==> flow/design.v <==
module if_stage (
    input  wire        clk,
    input  wire        rst_n,
    input  wire        stall,
    input  wire        branch_taken,
    input  wire [18:0] branch_target,
    output reg         ibus_valid,
    output reg  [18:0] ibus_addr,
    input  wire [18:0] ibus_rdata,
    output reg  [18:0] pc,
    output reg  [18:0] instruction
);
    always @(posedge clk or negedge rst_n) begin
        if (!rst_n) begin
            pc          <= 19'd0;
            ibus_valid  <= 1'b0;
        end
        else if (!stall) begin
            pc <= branch_taken ? branch_target : pc + 19'd1;
            ibus_valid <= 1'b1;
            ibus_addr  <= pc;
        end
    end
    always @(posedge clk or negedge rst_n) begin
        if (!rst_n)
            instruction <= 19'd0;
        else if (ibus_valid)
            instruction <= ibus_rdata;
    end
endmodule
module id_stage(
    input [18:0] instruction,
    output [4:0] opcode,
    output [2:0] rd,
    output [2:0] rs1,
    output [2:0] rs2,
    output [14:0] immediate,
    output reg [1:0] prediction
);
    assign opcode = instruction[18:14];
    assign rd = instruction[13:11];
    assign rs1 = instruction[10:8];
    assign rs2 = instruction[7:5];
    assign immediate = instruction[14:0];
    always @(*) begin
        case(opcode)
            5'b01010, 5'b01011, 5'b01100: prediction = 2'b10;  
            default: prediction = 2'b00;  
        endcase
    end
endmodule
module regfile(
    input clk,
    input [2:0] rd_addr,
    input [2:0] rs1_addr,
    input [2:0] rs2_addr,
    input [18:0] wb_data,
    input reg_write,
    output [18:0] rs1_data,
    output [18:0] rs2_data
);
    reg [18:0] registers [0:7];
    always @(posedge clk) begin
        if (reg_write && rd_addr != 0)
            registers[rd_addr] <= wb_data;
    end
    assign rs1_data = (rs1_addr == 3'd0) ? 19'd0 : registers[rs1_addr];
    assign rs2_data = (rs2_addr == 3'd0) ? 19'd0 : registers[rs2_addr];
endmodule
module alu(
    input [4:0] opcode,
    input [18:0] operand_a,
    input [18:0] operand_b,
    output reg [18:0] result,
    output reg zero_flag,
    output reg div_by_zero
);
    always @(*) begin
        result = 19'd0;
        div_by_zero = 1'b0;
        case(opcode)
            5'b00000: result = operand_a + operand_b;
            5'b00001: result = operand_a - operand_b;
            5'b00010: result = operand_a * operand_b;
            5'b00011: begin
                div_by_zero = (operand_b == 0);
                result = (operand_b == 0) ? 19'h7FFFF : operand_a / operand_b;
            end
            5'b00100: result = operand_a & operand_b;
            5'b00101: result = operand_a | operand_b;
            5'b00110: result = operand_a ^ operand_b;
            5'b00111: result = ~operand_a;
            5'b01000: result = operand_a + 1;
            5'b01001: result = operand_a - 1;
        endcase
        zero_flag = (result == 0);
    end
endmodule
module cpu_core (
    input  wire        clk,
    input  wire        rst_n,
    output reg         bus_valid,
    output reg         bus_write,
    output reg  [18:0] bus_addr,
    output reg  [18:0] bus_wdata,
    input  wire [18:0] bus_rdata
);
    wire [18:0] if_pc;
    wire [18:0] if_instr;
    wire [4:0]  opcode;
    wire [2:0]  rd, rs1, rs2;
    wire [14:0] imm;
    wire [18:0] rs1_data, rs2_data;
    wire [18:0] alu_result;
    wire        zero_flag;
    wire        div_by_zero;
    wire [18:0] wb_data;
    wire        reg_write;
    wire is_load  = (opcode == 5'b01000);
    wire is_store = (opcode == 5'b01001);
    wire mem_access = is_load | is_store;
    if_stage ifs (
        .clk(clk),
        .rst_n(rst_n),
        .stall(mem_access),           
        .branch_taken(1'b0),
        .branch_target(19'd0),
        .ibus_valid(),                
        .ibus_addr(),                 
        .ibus_rdata(bus_rdata),
        .pc(if_pc),
        .instruction(if_instr)
    );
    id_stage id (
        .instruction(if_instr),
        .opcode(opcode),
        .rd(rd),
        .rs1(rs1),
        .rs2(rs2),
        .immediate(imm),
        .prediction()
    );
    regfile rf (
        .clk(clk),
        .rd_addr(rd),
        .rs1_addr(rs1),
        .rs2_addr(rs2),
        .wb_data(wb_data),
        .reg_write(reg_write),
        .rs1_data(rs1_data),
        .rs2_data(rs2_data)
    );
    alu alu_u (
        .opcode(opcode),
        .operand_a(rs1_data),
        .operand_b(rs2_data),
        .result(alu_result),
        .zero_flag(zero_flag),
        .div_by_zero(div_by_zero)
    );
always @(*) begin
    bus_valid = mem_access;
    bus_write = is_store;
    bus_addr  = alu_result;
    bus_wdata = rs2_data;
end
    assign wb_data =
        (is_load)  ? bus_rdata :
                     alu_result;
    assign reg_write = ~is_store & ~is_load;
endmodule
# == Step by step through the tools: cpu_core ==
# What the tools print for cpu_core, step after step.
# Line numbers count from 1 in the design file above.
# Operators: Yosys type, input widths -> output width; for muxes data width and select width s.
# Not given: n/a
# inputs
top,cpu_core
clock_port,clk
lib,sky130hd
corner,tt_025C_1v80

# == Word level ==
# Source: Yosys, flattened and elaborated, memories not mapped. Widths are those after wreduce; folded enables and synchronous resets count as part of the registers. Registers that Yosys merges into a memory's read port (data or address) are not register bits. Print and check cells do not count. Equal cells are merged and count once.
# Yosys's memory passes give these memory sizes; they may raise the number of words (mostly to a power of two), join words into wider ones and drop unused or constant bits.
# op_classes
n_addsub,4
eq_ne,9
muxes,8
n_div,1
logic,8
reduce_logical,6
n_mul,1
# ops
operator,count
$div 19x19->19,1
$mul 19x19->19,1
$pmux 19 s10,1
$mux 19,5
$eq 5x3->1 const B,4
$add 19x1->19 const B,1
$sub 19x1->19 const B,1
$add 19x19->19,1
$sub 19x19->19,1
$and 19x19->19,1
$or 19x19->19,1
$xor 19x19->19,1
$not 19->19,1
$logic_not 19->1,1
$eq 5x2->1 const B,2
$eq 5x4->1 const B,2
$logic_not 3->1,2
$eq 5x1->1 const B,1
$logic_not 5->1,1
$reduce_bool 3->1,1
$mux 3,1
$not 1->1,2
$and 1x1->1,1
$or 1x1->1,1
$logic_and 1x1->1,1
$mux 1,1
# bits
regBits,20
input_bits,21
wordCells,40
mem_count,1
ram_bits,152
# memory_table
name,words,width,read_ports,wr,line_no,source
rf.registers,8,19,2,1,62,reg [18:0] registers [0:7];

# == Logic depth ==
# Longest topological path by Yosys (ltp), each cell counted once; first at word level (registers and memories cut), then after technology mapping (sequential cells cut; the memories' decode and read muxes count).
# logic_depth
word_depth,7
abc_area,0
ltp_mapped,186

# == Synthesis result ==
# The flow's flattened synthesis, as Yosys stat reports it; memories are mapped. The netlist is that of the ABC_AREA named above (0 if unset); the other value can give another one.
# synth_totals
ffs,158
n_buf,131
seq_area_um2,4669.5
cell_count,3023
yosys_area_um2,26086.3
# types
cell,count,area_total_um2
sky130_fd_sc_hd__edfxtp_1,143,4.29E+03
sky130_fd_sc_hd__ha_1,314,3.93E+03
sky130_fd_sc_hd__fa_1,124,2.48E+03
sky130_fd_sc_hd__nand2_1,298,1.12E+03
sky130_fd_sc_hd__mux4_2,43,968.429
sky130_fd_sc_hd__inv_1,254,953.414
sky130_fd_sc_hd__nor2_1,251,942.154
sky130_fd_sc_hd__mux2_2,83,934.646
sky130_fd_sc_hd__o21ai_0,177,885.85
sky130_fd_sc_hd__a21oi_1,176,880.845
sky130_fd_sc_hd__xnor2_1,91,797.014
sky130_fd_sc_hd__o21a_1,77,578.054
sky130_fd_sc_hd__mux2i_1,57,570.547
sky130_fd_sc_hd__a21o_1,57,427.91
sky130_fd_sc_hd__nor3_1,85,425.408
sky130_fd_sc_hd__xor2_1,44,385.37
sky130_fd_sc_hd__dfrtp_1,15,375.36
sky130_fd_sc_hd__clkbuf_1,93,349.085
# Not listed: further types 81, cells in them 641.
# The figures by module come from a second, unflattened synthesis with its own total; it is not the netlist above.
# unflattened
cells_unflattened,3200
area_unflattened_um2,27919.3
# Each row is one instance without its submodules.
# by_module
mod,area_um2,cells,seq_area_um2,instances
alu,18460.2,2533,0.0,1
regfile,6303.5,400,3993.8,1
if_stage,2565.0,207,1546.5,1
cpu_core,330.3,25,0.0,1
id_stage,260.2,35,0.0,1

# == Worst setup path after synthesis ==
# Source: OpenSTA report_checks on the synthesized netlist (no wires, ideal clock, input and output delay 20% of the period each), path of least setup slack; recovery checks are left aside. Register names are those of the netlist, which keeps one name where synthesis merged equal registers.
# synth_timing
kind,reg-to-output
start,register ifs.instruction[5]
end,output bus_addr[0]
path_stages,169
path_delay_ps,35934
out_delay_ps,9000
required_ps,36000
setup_slack_ps,66
launch_ps,0
clock_period_ps,45000
arrival_ps,35934
period_less_setup_slack_ps,44934
# "path_delay_ps" is the arrival time less input delay plus setup time.
# At an output port there is no setup time.
# "path_stages": output pins that drive a net of the path, with the launching flip-flop's if there is one; two outputs of one cell count as two.
# "period_less_setup_slack_ps" = period - worst setup slack (recovery checks aside). The figure is calculated, with input and output delays left at 20% of the set period.
# Between the ends stands the longest chain of elaborated cells between them, by number of cells; it is not shown to be the way that was timed. Of several equally long chains one is given.
# Each line given opens the expression or statement behind the cell; cells for indexed reads and writes are added by Yosys, which also makes memories of some case tables.
# The chain passes a memory read, where the word-level depth is cut; so it can be longer than that depth.
# synth_between
path_cell_list,sky130_fd_sc_hd__dfrtp_1 -> sky130_fd_sc_hd__buf_6 -> sky130_fd_sc_hd__buf_6 -> sky130_fd_sc_hd__buf_4 -> sky130_fd_sc_hd__buf_2 -> sky130_fd_sc_hd__mux2i_1 -> sky130_fd_sc_hd__mux4_2 -> sky130_fd_sc_hd__buf_1 -> sky130_fd_sc_hd__ha_1 -> sky130_fd_sc_hd__a21oi_1 -> sky130_fd_sc_hd__ha_1 -> sky130_fd_sc_hd__o21a_1 -> sky130_fd_sc_hd__o21ai_0 -> sky130_fd_sc_hd__or4_4 -> sky130_fd_sc_hd__nand2_1 -> sky130_fd_sc_hd__ha_1 -> sky130_fd_sc_hd__o21a_1 -> sky130_fd_sc_hd__o21a_1 -> (+133 left out) -> sky130_fd_sc_hd__o211ai_1 -> sky130_fd_sc_hd__a31oi_1 -> sky130_fd_sc_hd__a221o_1 -> sky130_fd_sc_hd__o21ai_0 -> sky130_fd_sc_hd__clkbuf_1 -> sky130_fd_sc_hd__nand2_1 -> sky130_fd_sc_hd__o21ai_0 -> sky130_fd_sc_hd__ha_1 -> sky130_fd_sc_hd__nor2b_1 -> sky130_fd_sc_hd__o21a_1 -> sky130_fd_sc_hd__o21a_1 -> sky130_fd_sc_hd__o21a_1 -> sky130_fd_sc_hd__o21a_1 -> sky130_fd_sc_hd__o31a_1 -> sky130_fd_sc_hd__o21ai_0 -> sky130_fd_sc_hd__a21oi_1 -> sky130_fd_sc_hd__o41ai_1 -> sky130_fd_sc_hd__nand2_1
elab_chain_cells,5
# synth_lines
item,line_no,source
from (decl),11,output reg  [18:0] instruction
from (assign),26,instruction <= 19'd0;
from (assign),28,instruction <= ibus_rdata;
$mem_v2 8x19,62,reg [18:0] registers [0:7];
$mux 19,68,assign rs2_data = (rs2_addr == 3'd0) ? 19'd0 : registers[rs2_addr];
$div 19x19->19,87,result = (operand_b == 0) ? 19'h7FFFF : operand_a / operand_b;
$mux 19,87,
$pmux 19 s10,81,case(opcode)
to (decl),104,"output reg  [18:0] bus_addr,"

# == Path in the finished layout ==
# Path of least setup slack in the final report of record 1 (OpenROAD, finished layout, wires in). Where an end is a register, its clock arrival counts in the times.
# The report prints the path's times to 10 ps; the period is as set.
# layout_timing
kind,reg-to-output
start,register ifs.instruction[5]
end,output bus_addr[0]
clock_period_ps,41800
launch_ps,430
setup_slack_ps,840
arrival_ps,32600
required_ps,33440
path_stages,165
out_delay_ps,8360
# Between the ends stands the longest chain of elaborated cells between them, by number of cells; it is not shown to be the way that was timed. Of several equally long chains one is given.
# The chain passes a memory read, where the word-level depth is cut; so it can be longer than that depth.
# layout_between
path_cell_list,sky130_fd_sc_hd__dfrtp_4 -> sky130_fd_sc_hd__buf_6 -> sky130_fd_sc_hd__mux4_2 -> sky130_fd_sc_hd__o21ai_1 -> sky130_fd_sc_hd__buf_4 -> sky130_fd_sc_hd__nand4_1 -> sky130_fd_sc_hd__nor4_4 -> sky130_fd_sc_hd__and3_4 -> sky130_fd_sc_hd__a21oi_1 -> sky130_fd_sc_hd__a21oi_1 -> sky130_fd_sc_hd__ha_1 -> sky130_fd_sc_hd__o21a_1 -> sky130_fd_sc_hd__o21ai_2 -> sky130_fd_sc_hd__or4_4 -> sky130_fd_sc_hd__nand2_4 -> sky130_fd_sc_hd__ha_4 -> sky130_fd_sc_hd__o21a_1 -> sky130_fd_sc_hd__o21a_1 -> (+129 left out) -> sky130_fd_sc_hd__a221o_1 -> sky130_fd_sc_hd__buf_4 -> sky130_fd_sc_hd__o21ai_4 -> sky130_fd_sc_hd__nand2_1 -> sky130_fd_sc_hd__o21ai_2 -> sky130_fd_sc_hd__ha_1 -> sky130_fd_sc_hd__nor2b_1 -> sky130_fd_sc_hd__o21a_1 -> sky130_fd_sc_hd__o21a_1 -> sky130_fd_sc_hd__o21a_1 -> sky130_fd_sc_hd__o21a_1 -> sky130_fd_sc_hd__o31a_1 -> sky130_fd_sc_hd__o21ai_1 -> sky130_fd_sc_hd__a21oi_1 -> sky130_fd_sc_hd__o41ai_2 -> sky130_fd_sc_hd__buf_4 -> sky130_fd_sc_hd__nand2_1 -> sky130_fd_sc_hd__buf_2
elab_chain_cells,5
# layout_lines
item,line_no,source
from (decl),11,output reg  [18:0] instruction
from (assign),26,instruction <= 19'd0;
from (assign),28,instruction <= ibus_rdata;
$mem_v2 8x19,62,reg [18:0] registers [0:7];
$mux 19,68,assign rs2_data = (rs2_addr == 3'd0) ? 19'd0 : registers[rs2_addr];
$div 19x19->19,87,result = (operand_b == 0) ? 19'h7FFFF : operand_a / operand_b;
$mux 19,87,
$pmux 19 s10,81,case(opcode)
to (decl),104,"output reg  [18:0] bus_addr,"

Lab notebook: cpu_core

Settings and measured results of 4 stored flow runs for module cpu_core (sky130hd), not sorted in any way. The constraints put input and output delay at 20% of the set period each and load the outputs with 0.01 pF.
"clock_period_reached_ps" = clock period - worst setup slack. The figure is calculated, with input and output delays left at 20% of the set period.
"worstPathTime_ps" means the part of the period allowed to the worst setup path (the constraints hold back 20% at inputs and 20% at outputs) less its slack; where the path has registers, the arrival times of their clocks count too.
"worstPathTime_ps" is known to 10 ps.

Record 1, flow files:
==> flow/run.sh <==
#!/bin/bash
# the make line also repeats the synthesis and layout settings of config.mk as NAME=value (left out here)
make -C /OpenROAD-flow-scripts/flow DESIGN_CONFIG=/design/flow/config.mk WORK_HOME=/design/flow/orfs CLKGATE_MAP_FILE= finish
==> flow/config.mk <==
export PLATFORM = sky130hd
export DESIGN_NAME = cpu_core
export DESIGN_NICKNAME = cpu_core
export VERILOG_FILES = /design/flow/design.v
export SDC_FILE = /design/flow/constraint.sdc
export NUM_CORES = 4
export LEC_CHECK = 0
export CAP_MARGIN = 25
export CORE_MARGIN = 2
export CORE_UTILIZATION = 27
export CTS_CLUSTER_DIAMETER = 148
export GPL_TIMING_DRIVEN = 1
export SLEW_MARGIN = 30
export TNS_END_PERCENT = 5
==> flow/constraint.sdc <==
create_clock -name core_clock -period 41.8 [get_ports {clk}]
set_input_delay 8.3600 -clock core_clock [delete_from_list [all_inputs] [get_ports {clk}]]
set_output_delay 8.3600 -clock core_clock [all_outputs]
set_load 0.01 [all_outputs]

==> results of record 1, as CSV <==
result,value
timing.setup.ws_ps,836
worstPathTime_ps,32600
path_kind,"reg-to-output"
clock_period_reached_ps,40964
final_stdcell_area_um2,37106.8
final_die_area_um2,99117.9
yosys_chip_area_um2,26086.3
hold_worst_slack_ps,688
fin_tns_ps,0

Record 2, flow files:
==> flow/run.sh <==
#!/bin/bash
# the make line also repeats the synthesis and layout settings of config.mk as NAME=value (left out here)
make -C /OpenROAD-flow-scripts/flow DESIGN_CONFIG=/design/flow/config.mk WORK_HOME=/design/flow/orfs CLKGATE_MAP_FILE= finish
==> flow/config.mk <==
export PLATFORM = sky130hd
export DESIGN_NAME = cpu_core
export DESIGN_NICKNAME = cpu_core
export VERILOG_FILES = /design/flow/design.v
export SDC_FILE = /design/flow/constraint.sdc
export NUM_CORES = 4
export LEC_CHECK = 0
export CAP_MARGIN = 20
export CORE_MARGIN = 2
export CORE_UTILIZATION = 40
export SLEW_MARGIN = 20
==> flow/constraint.sdc <==
create_clock -name core_clock -period 44.3 [get_ports {clk}]
set_input_delay 8.8600 -clock core_clock [delete_from_list [all_inputs] [get_ports {clk}]]
set_output_delay 8.8600 -clock core_clock [all_outputs]
set_load 0.01 [all_outputs]

==> results of record 2, as CSV <==
result,value
timing.setup.ws_ps,1335
worstPathTime_ps,34100
path_kind,"reg-to-output"
clock_period_reached_ps,42965
final_stdcell_area_um2,32434.9
final_die_area_um2,67275.4
yosys_chip_area_um2,26086.3
hold_worst_slack_ps,671
fin_tns_ps,0

Record 3, flow files:
==> flow/run.sh <==
#!/bin/bash
# the make line also repeats the synthesis and layout settings of config.mk as NAME=value (left out here)
make -C /OpenROAD-flow-scripts/flow DESIGN_CONFIG=/design/flow/config.mk WORK_HOME=/design/flow/orfs CLKGATE_MAP_FILE= finish
==> flow/config.mk <==
export PLATFORM = sky130hd
export DESIGN_NAME = cpu_core
export DESIGN_NICKNAME = cpu_core
export VERILOG_FILES = /design/flow/design.v
export SDC_FILE = /design/flow/constraint.sdc
export NUM_CORES = 4
export LEC_CHECK = 0
export CAP_MARGIN = 5
export CELL_PAD_IN_SITES_DETAIL_PLACEMENT = 2
export CELL_PAD_IN_SITES_GLOBAL_PLACEMENT = 1
export CORE_ASPECT_RATIO = 0.56
export CORE_MARGIN = 10
export CORE_UTILIZATION = 59
export CTS_CLUSTER_DIAMETER = 206
export GPL_ROUTABILITY_DRIVEN = 1
export HOLD_SLACK_MARGIN = 0.3
export MIN_ROUTING_LAYER = met2
export PLACE_DENSITY_LB_ADDON = 0.07
export SETUP_SLACK_MARGIN = 3.52
export SLEW_MARGIN = 20
export TNS_END_PERCENT = 5
==> flow/constraint.sdc <==
create_clock -name core_clock -period 45.0 [get_ports {clk}]
set_input_delay 9.0000 -clock core_clock [delete_from_list [all_inputs] [get_ports {clk}]]
set_output_delay 9.0000 -clock core_clock [all_outputs]
set_load 0.01 [all_outputs]

Record 3: unfinished; error DPL-0033 in placement

Record 4, flow files:
==> flow/run.sh <==
#!/bin/bash
# the make line also repeats the synthesis and layout settings of config.mk as NAME=value (left out here)
make -C /OpenROAD-flow-scripts/flow DESIGN_CONFIG=/design/flow/config.mk WORK_HOME=/design/flow/orfs CLKGATE_MAP_FILE= finish
==> flow/config.mk <==
export PLATFORM = sky130hd
export DESIGN_NAME = cpu_core
export DESIGN_NICKNAME = cpu_core
export VERILOG_FILES = /design/flow/design.v
export SDC_FILE = /design/flow/constraint.sdc
export NUM_CORES = 4
export LEC_CHECK = 0
export CAP_MARGIN = 5
export CELL_PAD_IN_SITES_DETAIL_PLACEMENT = 2
export CELL_PAD_IN_SITES_GLOBAL_PLACEMENT = 1
export CORE_MARGIN = 8
export CORE_UTILIZATION = 59
export CTS_CLUSTER_DIAMETER = 206
export GPL_ROUTABILITY_DRIVEN = 1
export HOLD_SLACK_MARGIN = 0.3
export MIN_ROUTING_LAYER = met2
export PLACE_DENSITY_LB_ADDON = 0.07
export SETUP_SLACK_MARGIN = 3.52
export SLEW_MARGIN = 20
export TNS_END_PERCENT = 95
==> flow/constraint.sdc <==
create_clock -name core_clock -period 45.0 [get_ports {clk}]
set_input_delay 9.0000 -clock core_clock [delete_from_list [all_inputs] [get_ports {clk}]]
set_output_delay 9.0000 -clock core_clock [all_outputs]
set_load 0.01 [all_outputs]

Record 4: unfinished; error DPL-0033 in placement
